==> flow/design.v <==
`timescale 1ns / 1ps
module Debouncer #(parameter CNT_BITS = 20) (
    input clk,
    input rst,
    input signal,   
    output reg signal_state,   
    output signal_up    
);
reg signal_sync_0;  always @(posedge clk) signal_sync_0 <= rst ? 1'b0 : signal;
reg signal_sync_1;  always @(posedge clk) signal_sync_1 <= rst ? 1'b0 : signal_sync_0;
reg [CNT_BITS-1:0] signal_cnt;
wire signal_idle = (signal_state==signal_sync_1);
wire signal_cnt_max = &signal_cnt;	 
always @(posedge clk)
if(rst)
begin
    signal_cnt <= 0;
    signal_state <= 1'b0;
end
else if(signal_idle)
    signal_cnt <= 0;   
else
begin
    signal_cnt <= signal_cnt + 1'b1;   
    if(signal_cnt_max) signal_state <= ~signal_state;   
end
assign signal_up   = ~signal_idle & signal_cnt_max &  signal_state;
endmodule
`timescale 10s / 1s
module clock_divisor #(parameter DIV_MAX = 50000000, parameter DIV_BITS = 26) (
    input clk_100MHz,
    input rst,
	 input reset,
    output reg clk_1Hz 
    );
reg[DIV_BITS-1:0] contador;
reg reset_last;
always @(posedge clk_100MHz)
begin
	if (rst)
	begin
		contador = 0;
		clk_1Hz <= 0;
		reset_last = 0;
	end
	else if (reset && reset != reset_last)
	begin
		contador = 0;
		clk_1Hz <= 0;
		reset_last = reset;
	end
	else
	begin
		if(contador != DIV_MAX)	
		begin
			contador = contador + 1 ; 
		end
		else
		begin
			contador = 0;
			clk_1Hz <= ~clk_1Hz; 
		end
		reset_last = reset;
	end
end
endmodule
`timescale 1ns / 1ps
module temporizador #(parameter DIV_MAX = 50000000, parameter DIV_BITS = 26) (
	 input clk_100MHz,
	 input rst,
    input[1:0]    value,
	 input   start_timer,
    output reg  t_expired, 
	 output reg reset
    );
reg[1:0] counter;
reg counting;
reg add_one;
reg add_one_last;
reg clk_1Hz_last;
wire clk_1Hz;
clock_divisor #(.DIV_MAX(DIV_MAX), .DIV_BITS(DIV_BITS)) clk_dev(
	.clk_100MHz(clk_100MHz),
	.rst(rst),
	.clk_1Hz(clk_1Hz),
	.reset(reset)
 );
always @(posedge clk_100MHz)
begin
	if(rst)
	begin
		counter = 0;
		counting = 0;
		add_one_last = 0;
		t_expired <= 0;
		reset <= 0;
	end
	else if(counting)
	begin
		if(add_one_last != add_one)
		begin
			add_one_last = add_one;
			counter = counter + 1;
		end
		else
		begin
			counter = counter;
		end
		if(counter >= value)
		begin
			t_expired <= 1;
			counting = 0;
			reset <= 0;
			add_one_last = add_one;
		end
		else
		begin
			reset <= 1;
			counting = 1;
			t_expired <= 0;
		end
	end
	else
	begin
		add_one_last = add_one;
		t_expired <= 0;
		if(start_timer)
		begin
			counting = 1;
			reset <= 1;
			counter = 0;
		end
		else
		begin
			counting =0;
			reset <= 0;
			counter = 0;	
		end
	end	
end
always @(posedge clk_100MHz)
begin
	if(rst)
	begin
		clk_1Hz_last <= 0;
		add_one <= 0;
	end
	else
	begin
		clk_1Hz_last <= clk_1Hz;
		if(clk_1Hz && !clk_1Hz_last)
			add_one <= ~ add_one;
	end
end
endmodule
`timescale 1ns / 1ps
module FSM(
    input clk,
    input rst,
    input ok,
    input t_expired,
	 input reset,
	 input [2:0] c_type,
    output reg [2:0]ing_type,
	 output reg start_timer,
	 output reg[7:3] ingredientes,
	 output reg cobrar,
	 output reg [2:0] c_type_saved
    );
  parameter INICIO  = 4'b0000,AGUA = 4'b0010,CAFE = 4'b0100, MILK  = 4'b0110,CHOCO = 4'b1000,AZUC = 4'b1010, COBRAR_WAIT = 4'b1111;
  parameter LAGUA = 4'b0001,LCAFE = 4'b0011, LMILK  = 4'b0101,LCHOCO = 4'b0111,LAZUC = 4'b1001, COBRAR = 4'b1011;
  reg   [3:0] state;
always @ (posedge clk)
begin  
if(rst)
begin
	state <=  INICIO;
	c_type_saved <= 0;
end
else if(reset == 1'b1)
begin
	state <=  INICIO;
end
else begin	
	case(state)
		  INICIO : if (ok == 1'b1)
					  begin
						  state <= LAGUA;
						  c_type_saved <= c_type;
					  end
					  else 
						  state <= INICIO;
		  LAGUA : state <= AGUA;
		  AGUA : if (t_expired) begin
						  state <= LCAFE; end
					  else 
						  state <= AGUA;
		  LCAFE: state <= CAFE;
		  CAFE :if (t_expired)begin
						  state <= LMILK; end
					  else 
						  state <= CAFE;
		  LMILK: state <= MILK;			  
		  MILK :if (t_expired) begin
						  state <= LCHOCO; end
					  else 
						  state <= MILK;
		  LCHOCO : state <= CHOCO;
		  CHOCO : if (t_expired) begin
						  state <= LAZUC; end
					  else 
						  state <= CHOCO;
		  LAZUC: state <= AZUC;
		  AZUC : if (t_expired) begin
						  state <= COBRAR; end
					  else 
						  state <= AZUC;
		  COBRAR: begin
					c_type_saved <= 0;
					state <= COBRAR_WAIT;
					end
		  COBRAR_WAIT: begin
					c_type_saved <= 0;
					state <= INICIO;
					end
		  default : state <= INICIO;
		 endcase
 end
end
always @(state) 
     begin
	  case(state)
      INICIO : begin
			ing_type =  3'b000;
			start_timer =  1'b0;
			ingredientes =  5'b00000;
			cobrar = 0;
               end
		LAGUA : begin
			 ing_type =  3'b001;
			 start_timer =  1'b0;
			 ingredientes =  5'b10000;
			 cobrar = 0;
             end
      AGUA : begin
			 ing_type =  3'b001;
			 start_timer =  1'b1;
			 ingredientes =  5'b10000;
			 cobrar = 0;
             end
		LCAFE : begin
             ing_type =  3'b010;
	          start_timer =  1'b0;
	          ingredientes =  5'b01000;
		       cobrar = 0;
             end
      CAFE : begin
             ing_type =  3'b010;
	          start_timer =  1'b1;
	          ingredientes =  5'b01000;
			    cobrar = 0;
             end
		LMILK: begin
             ing_type =  3'b011;
	          start_timer =  1'b0;
	          ingredientes =  5'b00100;
			    cobrar = 0;
             end		 
	   MILK: begin
             ing_type =  3'b011;
	          start_timer =  1'b1;
	          ingredientes =  5'b00100;
			    cobrar = 0;
             end
		LCHOCO : begin
				ing_type =  3'b100;
				start_timer =  1'b0;
				ingredientes =  5'b00010;
			   cobrar = 0;
				end
      CHOCO : begin
				ing_type =  3'b100;
				start_timer =  1'b1;
				ingredientes =  5'b00010;
			   cobrar = 0;
				end
		LAZUC : begin
			ing_type =  3'b101;
			start_timer=  1'b0;
			ingredientes=  5'b00001;
			cobrar = 0;
			end
      AZUC : begin
			ing_type =  3'b101;
			start_timer=  1'b1;
			ingredientes=  5'b00001;
			cobrar = 0;
			end
		COBRAR : begin
			ing_type =  3'b000;
			start_timer=  1'b0;
			ingredientes=  5'b00000;
			cobrar = 1;
			end
		COBRAR_WAIT : begin
			ing_type =  3'b000;
			start_timer=  1'b0;
			ingredientes=  5'b00000;
			cobrar = 0;
			end
     default : begin
					ing_type =  3'b000;
					start_timer=  1'b0;
               ingredientes =  5'b00000;
					cobrar = 0;
               end
    endcase
   end
 endmodule  
`timescale 1ns / 1ps
module Comparador(
	 input clk,
	 input rst,
    input [3:0] dinero,
    input [2:0] c_type,
    output reg ok,
    output reg [3:0] cambio
    );
reg [3:0] precio;
always @ (posedge clk)
begin
	case(c_type)
		3'b001: precio = 3;
		3'b010: precio = 4;
		3'b011: precio = 5;
		3'b100: precio = 7;
		default: precio = 0;	
	endcase
	if (rst)
	begin
		ok <= 0;
		cambio <= 0;
	end
	else if (precio !=0)
	begin
		if(dinero >= precio)
		begin
			ok <= 1;
			cambio  <= dinero - precio;
		end
      else
		begin
			ok <= 0;
			cambio <= 0;
		end
	end
	else
	begin
		ok <= 0;
		cambio <= 0;
	end
end
endmodule
`timescale 1ns / 1ps
module Contador(
	 input clk,
	 input rst,
    input one,
    input five,
    input reset,
    output reg [3:0] total
    );
	always @(posedge clk)
		if (rst || reset) total <= 0 ;
		else 
		begin
			if (one) total <= total + 1 ;
			if (five) total <= total + 5 ;
		end
endmodule
`timescale 1ns / 1ps
module SelectBebida(
    input [3:0] switches,
    output reg [2:0] c_type
    );
always @(*)
begin
	case (switches)
			4'b0001 : c_type = 3'b001;
			4'b0010 : c_type = 3'b010;
			4'b0100 : c_type = 3'b011;
			4'b1000 : c_type = 3'b100;
			default : c_type = 3'b000;
	endcase
end
endmodule
`timescale 1ns / 1ps
module TimeSelector(
    input [2:0] c_type,
    input [2:0] ing_type,
    output reg [1:0] t_value
    );
always @(*)
begin
		if (c_type == 3'b001)
			case(ing_type)
				3'b001: t_value = 2;
				3'b010: t_value = 3;
				3'b011: t_value = 0;
				3'b100: t_value = 0;
				3'b101: t_value = 1;
				default: t_value = 0;
			endcase
		else if (c_type == 3'b010)
			case(ing_type)
				3'b001: t_value = 2;
				3'b010: t_value = 2;
				3'b011: t_value = 1;
				3'b100: t_value = 0;
				3'b101: t_value = 1;
				default: t_value = 0;
			endcase
		else if (c_type == 3'b011)
			case(ing_type)
				3'b001: t_value = 2;
				3'b010: t_value = 1;
				3'b011: t_value = 2;
				3'b100: t_value = 0;
				3'b101: t_value = 1;
				default: t_value = 0;
			endcase
		else if (c_type == 3'b100)
			case(ing_type)
				3'b001: t_value = 1;
				3'b010: t_value = 1;
				3'b011: t_value = 1;
				3'b100: t_value = 2;
				3'b101: t_value = 1;
				default: t_value = 0;
			endcase
		else
			t_value = 0;	
end
endmodule
`timescale 1ns / 1ps
module binto7seg(
	 input clk,
	 input rst,
    input  [3:0] binary,
    output reg [6:0] seg
    );
always @(posedge clk)
if (rst)
seg <= 7'b1000000;
else
case (binary)
4'b0000 :       
seg <= 7'b1000000;
4'b0001 :    	 
seg <= 7'b1111001;
4'b0010 :  		 
seg <= 7'b0100100; 
4'b0011 : 		 
seg <= 7'b0110000;
4'b0100 :		 
seg <= 7'b0011001;
4'b0101 :		 
seg <= 7'b0010010;  
4'b0110 :		 
seg <= 7'b0000010;
4'b0111 :		 
seg <= 7'b1111000;
4'b1000 :     	 
seg <= 7'b0000000;
4'b1001 :    	 
seg <= 7'b0010000;
4'b1010 :  		 
seg <= 7'b0001000; 
4'b1011 : 		 
seg <= 7'b0000011;
4'b1100 :		 
seg <= 7'b1000110;
4'b1101 :		 
seg <= 7'b0100001;
4'b1110 :		 
seg <= 7'b0000110;
4'b1111 :		 
seg <= 7'b0001110;
endcase
endmodule
`timescale 1ns / 1ps
module deco(
	 input clk,
	 input rst,
    input [1:0] in,
    output reg [3:0] out
    );
always@(posedge clk)
begin
	if (rst)
	  out <= 4'b1111;
	else
	case (in)
	  2'b00 : out <= 4'b1110;
	  2'b01 : out <= 4'b1101;
	  2'b10 : out <= 4'b1011;
	  2'b11 : out <= 4'b0111;
	  default : out <= 0;
	endcase
end
endmodule
`timescale 1ns / 1ps
module seven_segment #(parameter SEG_BITS = 17) (
	 input clk,
	 input rst,
    input [3:0] in,
    output [6:0] seg,
    output [3:0] an
  );
reg [SEG_BITS-1:0] contador; 
reg [1:0] an_select;
reg [3:0] x;
reg [3:0] unidades;
reg decenas;
binto7seg toseg (
		.clk(clk),
		.rst(rst),
		.binary(x),
		.seg(seg)
);
deco deco (
		.clk(clk),
		.rst(rst),
		.in(an_select),
		.out(an)
);
always @(posedge clk)
if (rst)
begin
contador <= 0;
an_select <= 0;
x <= 0;
unidades <= 0;
decenas <= 0;
end
else
begin
contador <= contador + 1; 
if(&contador)
 begin
	if (in > 9)
	begin
		decenas <= 1;
		unidades <= in - 10;
	end
	else
	begin
		decenas <= 0;
		unidades <= in;
	end
	contador <= 0;
	an_select <= an_select + 1;
	case (an_select)
			2'b01 : x <= unidades;
			2'b10 : x <= decenas;
			2'b11 : x <= 0;
			2'b00 : x <= 0;
			default : x <= 0;
	endcase
 end
end
endmodule
`timescale 1ns / 1ps
module main(
    input clk,
    input rst,
    input btnl,
	 input btnd,
	 input btnr,
	 input btnp,
	 input [3:0] speed,
    output [7:0] led,
	 output [6:0] seg,
	 output [3:0] an
    );
localparam DB_BITS  = 10;    
localparam DIV_MAX  = 2999;  
localparam DIV_BITS = 12;
localparam SEG_BITS = 10;    
wire [3:0] bebida;
wire [3:0] total;
wire [3:0] cambio;
reg [3:0] display;
wire reset_wire; 
wire reset_contador_wire;
wire cobrar_wire;
wire cancel_wire; 
wire hundred_wire; 
wire five_hundred_wire;
wire [2:0] c_type;
wire [2:0] c_type_saved;
wire t_expired;
wire [2:0] ing_type;
wire [1:0] t_value;
wire on_temp;
wire start_timer;
wire ok;
assign led[1:0] = 2'b00;
Debouncer #(.CNT_BITS(DB_BITS)) coffee(
	.clk(clk),
	.rst(rst),
	.signal(speed[0]),
	.signal_state(bebida[0])
);
Debouncer #(.CNT_BITS(DB_BITS)) coffee_milk(
	.clk(clk),
	.rst(rst),
	.signal(speed[1]),
	.signal_state(bebida[1])
);
Debouncer #(.CNT_BITS(DB_BITS)) cappuc(
	.clk(clk),
	.rst(rst),
	.signal(speed[2]),
	.signal_state(bebida[2])
);
Debouncer #(.CNT_BITS(DB_BITS)) mocca(
	.clk(clk),
	.rst(rst),
	.signal(speed[3]),
	.signal_state(bebida[3])
);
Debouncer #(.CNT_BITS(DB_BITS)) cancel(
		.clk(clk),
	.rst(rst),
		.signal(btnd),
		.signal_state(cancel_wire)
);
Debouncer #(.CNT_BITS(DB_BITS)) reset(
		.clk(clk),
	.rst(rst),
		.signal(btnp),
		.signal_state(reset_wire)
);
Debouncer #(.CNT_BITS(DB_BITS)) hundred_coin(
		.clk(clk),
	.rst(rst),
		.signal(btnl),
		.signal_up(hundred_wire)
);
Debouncer #(.CNT_BITS(DB_BITS)) five_hundred_coin(
		.clk(clk),
	.rst(rst),
		.signal(btnr),
		.signal_up(five_hundred_wire)
);
SelectBebida selector(
	.switches(bebida),
	.c_type(c_type)
);
seven_segment #(.SEG_BITS(SEG_BITS)) seven_seg(
		.clk(clk),
	.rst(rst),
		.in(display),
		.seg(seg),
		.an(an)
);
Comparador comparador (
	.clk(clk),
	.rst(rst),
	.dinero(total),
	.c_type(c_type),
	.cambio(cambio),
	.ok(ok)
);
assign reset_contador_wire = cancel_wire||cobrar_wire;
Contador monedero(
		.clk(clk),
	.rst(rst),
		.one(hundred_wire),
		.five(five_hundred_wire),
		.reset(reset_contador_wire),
		.total(total)
);
temporizador #(.DIV_MAX(DIV_MAX), .DIV_BITS(DIV_BITS)) temp(
	.clk_100MHz(clk),
	.rst(rst),
	.value(t_value),
	.start_timer(start_timer),
	.t_expired(t_expired),	
	.reset(on_temp)
);
clock_divisor #(.DIV_MAX(DIV_MAX), .DIV_BITS(DIV_BITS)) clk_1Hz(
	.clk_100MHz(clk),
	.rst(rst),
	.clk_1Hz(led[2]),
	.reset(on_temp)
 );
TimeSelector time_select(
	.c_type(c_type_saved),
	.ing_type(ing_type),
	.t_value(t_value)
 );
FSM fsm(
		.clk(clk),
	.rst(rst),
		.ok(ok),
		.c_type(c_type),
		.t_expired(t_expired),
		.reset(reset_wire),
		.ing_type(ing_type),
		.start_timer(start_timer),
		.ingredientes(led[7:3]),
		.cobrar(cobrar_wire),
		.c_type_saved(c_type_saved)
    );
always@(posedge clk)
begin
	if(rst)
		display <= 0;
	else if(cambio !=0)
		display <= cambio;
	else
		display <= total;
end
endmodule
## Tool chain data of main

What the tools print for main, step after step.
Lines are those of the file above, counted from 1.
Cell names lack the library's common part.
A cell with -- has no value.

- Top: main
- Clock: clk
- Standard-cell library: sky130hd
- Corner: tt_025C_1v80

## After elaboration

Yosys after proc, flatten, opt, wreduce and memory -nomap, before mapping. Print and check cells are not counted.
Yosys's memory passes give these memory sizes; they may raise the number of words (mostly to a power of two), join words into wider ones and drop unused or constant bits.

- Register bits: 183
- ROM bits: 272
- Word width x clocked read ports: 17
- Memories kept: 2
- Bits of input ports: 10
- Output and inout port bits: 19
- Elaborated cells: 235

Memory list:

| name | words | width | read ports | wr ports | RTL line | source |
|---|---|---|---|---|---|---|
| (no name shown) | 16 | 10 | 1 | 0 | 232 | `case(state)` |
| (no name shown) | 16 | 7 | 1 | 0 | 456 | `case (binary)` |

- $add $sub $neg: 17
- $lt $le $gt $ge: 3
- Equal/unequal tests: 46
- Multiplexer cells: 38
- Bitwise operators: 28
- Reduce/logical cells: 46

Operators by type and width:

| operator | count |
|---|---|
| 10-bit by 1-bit adder with 10-bit output (second input constant) | 9 |
| 11-bit AND reduction | 8 |
| 4-bit case mux with 12-bit select | 1 |
| 2-bit OR reduction | 19 |
| 10-bit AND reduction | 3 |
| 1-bit inverter | 24 |
| 12-bit by 1-bit adder with 12-bit output (second input constant) | 2 |
| 12-bit != test (second input constant) | 2 |
| 4-bit equality test (second input constant) | 6 |
| 3-bit case mux with 4-bit select | 2 |
| 4-bit by 3-bit equality test with 1-bit output (second input constant) | 5 |
| 4-bit 2-to-1 mux | 5 |
| 3-bit by 2-bit equality test with 1-bit output (second input constant) | 6 |
| 4-bit case mux with 4-bit select | 1 |
| 1-bit 2-to-1 mux | 15 |
| 2-bit 2-to-1 mux | 7 |
| 3-bit equality test (second input constant) | 4 |
| 4-bit by 2-bit equality test with 1-bit output (second input constant) | 3 |
| 4-bit case mux with 3-bit select | 1 |
| 2-bit case mux with 2-bit select | 3 |
| 3-bit by 1-bit equality test with 1-bit output (second input constant) | 3 |
| 3-bit OR reduction | 3 |
| 1-bit equality test | 8 |
| 4-bit by 1-bit equality test with 1-bit output (second input constant) | 2 |
| 4-bit nonzero test | 2 |
| 3-bit case mux with 2-bit select | 1 |
| 2-bit case mux with 3-bit select | 1 |
| 1-bit AND | 4 |

Not listed: further kinds 22, cells in them 28.

## Longest topological paths

Depth = most cells in a row (Yosys ltp): at word level without a register or memory, in the mapped netlist without a sequential cell, where the memories' decode and read muxes count.

- Word-level depth: 10
- ABC_AREA: 1
- Depth in mapped cells: 14
- Gate-level depth less buffers: 14

## Mapped cells and area

Yosys stat after the flow's synthesis: flattened, memories mapped to cells. It holds for the ABC_AREA given above (unset counts as 0); a run with the other value may have another netlist.

Cell types:

| cell type | count | area in all (sq um) |
|---|---|---|
| dfxtp_1 | 201 | 4.02E+03 |
| nand2_1 | 232 | 870.835 |
| nor2_1 | 188 | 705.677 |
| inv_1 | 161 | 604.33 |
| ha_1 | 33 | 412.896 |
| a21oi_1 | 72 | 360.346 |
| nand3_1 | 68 | 340.326 |
| o21ai_0 | 45 | 225.216 |
| nand4_1 | 22 | 137.632 |
| nor3_1 | 22 | 110.106 |
| xor2_1 | 12 | 105.101 |
| xnor2_1 | 11 | 96.342 |
| nor2_4 | 6 | 67.565 |
| nand2_2 | 10 | 62.56 |
| nor2_2 | 9 | 56.304 |
| buf_4 | 6 | 45.043 |
| o21a_1 | 6 | 45.043 |
| nor2_8 | 2 | 40.038 |

Other cell types: 29; their cells: 66.

- Cell count: 1,172
- Synthesis area: 8,808.4 sq um
- Area of sequential cells: 4,023.9 sq um
- Flip-flops: 201
- Buffers: 16

## Worst setup path after synthesis

OpenSTA on the mapped netlist: ideal clock, no wires. The path of least setup slack (recovery checks aside). Input and output delay are each 20% of the period. Register names are those of the netlist, which keeps one name where synthesis merged equal registers.

- Path kind: input to register
- Start point: input port rst
- End point: register (no name shown)
- Clock period: 10.0 ns
- Launch time at the first pin: 2.000 ns
- Arrival time: 3.108 ns
- Required time: 9.922 ns
- Slack: 6.814 ns
- Delay of the path: 1.186 ns
- Driving pins on the path: 8
- Path buffers: 1
- Period reached after synthesis: 3.186 ns

"delay of the path" = arrival - input delay + setup time.
"driving pins on the path": output pins that drive a net of the path, with the launching flip-flop's if there is one; two outputs of one cell count as two.
"period reached after synthesis" = period - worst setup slack (recovery checks aside). The figure is calculated, with input and output delays left at 20% of the set period.
Between the ends stands the longest chain of elaborated cells between them, by number of cells; it is not shown to be the way that was timed. Of several equally long chains one is given.
Each line given opens the expression or statement behind the cell; cells for indexed reads and writes are added by Yosys, which also makes memories of some case tables.

- Path through: buf_6 -> nor2_4 -> nand2_1 -> a211oi_2 -> inv_1 -> ha_1 -> inv_1 -> nor3_1
- Cells in the longest elaborated chain: 2

Ends and longest elaborated chain, post-synthesis:

| element | RTL line | source |
|---|---|---|
| start, declared | 576 | `input rst,` |
| 2-bit OR reduction | -- |  |
| 4-bit 2-to-1 mux | -- |  |

## Worst path after layout

Path of least setup slack in the final report of stored run 1 (OpenROAD, finished layout, wires in). Where an end is a register, its clock arrival counts in the times.

- Path kind: register to register
- Start point: register coffee_milk.signal_state
- End point: register comparador.cambio[2]
- Clock period: 2.79 ns
- Launch time at the first pin: 0.52 ns
- Arrival time: 2.52 ns
- Required time: 3.21 ns
- Slack: 0.69 ns
- Driving pins on the path: 15
- Path buffers: 0

Between the ends stands the longest chain of elaborated cells between them, by number of cells; it is not shown to be the way that was timed. Of several equally long chains one is given.
A register here has more assigning lines than the two given.

- Path through: dfxtp_1 -> nor2_1 -> nand3_1 -> nand2_1 -> inv_1 -> nand2_1 -> ha_1 -> inv_1 -> fa_1 -> nand2_1 -> nand3_1 -> nand2_1 -> nor2_2 -> inv_1 -> nor2_1
- Cells in the longest elaborated chain: 7

Ends and longest elaborated chain, post-layout:

| element | RTL line | source |
|---|---|---|
| start, declared | 6 | `output reg signal_state,` |
| start, assigned | 18 | `signal_state <= 1'b0;` |
| start, assigned | 25 | `if(signal_cnt_max) signal_state <= ~signal_state;` |
| 4-bit equality test | 388 | `case (switches)` |
| 3-bit case mux with 4-bit select | 388 |  |
| 3-bit equality test | 332 | `case(c_type)` |
| 3-bit case mux with 4-bit select | 332 |  |
| 4-bit by 3-bit >= comparator with 1-bit output | 346 | `if(dinero >= precio)` |
| 1-bit inverter | -- |  |
| 3-bit OR reduction | -- |  |
| end, assigned | 342 | `cambio <= 0;` |
| end, assigned | 349 | `cambio <= dinero - precio;` |
| end, declared | 327 | `output reg [3:0] cambio` |

Subject: main on sky130hd, stored results

Hello all,

Settings and measured results of 3 stored flow runs for module main (sky130hd), not sorted in any way. The constraints put input and output delay at 20% of the set period each and load the outputs with 0.01 pF.
"clock period achieved" = clock period - worst setup slack. The figure is calculated, with input and output delays left at 20% of the set period.
"time used up by the worst setup path": the worst setup path's part of the clock period (all of it between registers, 20% less for each end at a port) less its slack. A launch clock that arrives late makes it longer, a capture clock that arrives late makes it shorter.

### Stored run 1

Settings: `ABC_AREA=1`, `CAP_MARGIN=20`, `CELL_PAD_IN_SITES_DETAIL_PLACEMENT=1`, `CELL_PAD_IN_SITES_GLOBAL_PLACEMENT=3`, `CORE_ASPECT_RATIO=0.55`, `CORE_MARGIN=5`, `CORE_UTILIZATION=16`, `CTS_CLUSTER_SIZE=26`, `GPL_ROUTABILITY_DRIVEN=0`, `GPL_TIMING_DRIVEN=0`, `MAX_ROUTING_LAYER=met4`, `MIN_ROUTING_LAYER=met1`, `PLACE_DENSITY_LB_ADDON=0.19`, `SLEW_MARGIN=0`, `period_ns=2.79`

- Total negative slack on setup checks: 0.000 ns
- Die outline area: 60,057.2 sq um
- Clock period achieved: 2.100 ns
- Utilization: 0.199
- Worst setup slack after layout: 0.690 ns
- Synthesis area: 8,808.4 sq um
- Time used up by the worst setup path: 2.10 ns
- Worst setup path kind: register to register
- Worst hold slack: 0.402 ns

### Stored run 2

Settings: `CELL_PAD_IN_SITES_DETAIL_PLACEMENT=1`, `CORE_ASPECT_RATIO=0.51`, `CORE_MARGIN=6`, `CTS_CLUSTER_DIAMETER=50`, `CTS_CLUSTER_SIZE=49`, `MAX_ROUTING_LAYER=met4`, `MIN_ROUTING_LAYER=met2`, `PLACE_DENSITY_LB_ADDON=0.26`, `TNS_END_PERCENT=45`, `period_ns=10.0`, `CAP_MARGIN=20`, `CORE_UTILIZATION=40`, `SLEW_MARGIN=20`

- Total negative slack on setup checks: 0.000 ns
- Die outline area: 25,148.7 sq um
- Clock period achieved: 4.130 ns
- Utilization: 0.462
- Worst setup slack after layout: 5.870 ns
- Synthesis area: 8,520.7 sq um
- Time used up by the worst setup path: 2.13 ns
- Worst setup path kind: input to register
- Worst hold slack: 0.428 ns

### Stored run 3

Settings: `ABC_AREA=1`, `CAP_MARGIN=30`, `CELL_PAD_IN_SITES_GLOBAL_PLACEMENT=0`, `CORE_ASPECT_RATIO=0.55`, `CORE_MARGIN=5`, `CORE_UTILIZATION=41`, `CTS_CLUSTER_SIZE=26`, `GPL_TIMING_DRIVEN=0`, `HOLD_SLACK_MARGIN=0.22`, `MAX_ROUTING_LAYER=met4`, `MIN_ROUTING_LAYER=met2`, `PLACE_DENSITY_LB_ADDON=0.19`, `SLEW_MARGIN=0`, `period_ns=2.79`

- Total negative slack on setup checks: 0.000 ns
- Die outline area: 24,646.9 sq um
- Clock period achieved: 2.213 ns
- Utilization: 0.476
- Worst setup slack after layout: 0.577 ns
- Synthesis area: 8,808.4 sq um
- Time used up by the worst setup path: 2.21 ns
- Worst setup path kind: register to register
- Worst hold slack: 0.403 ns

Thanks
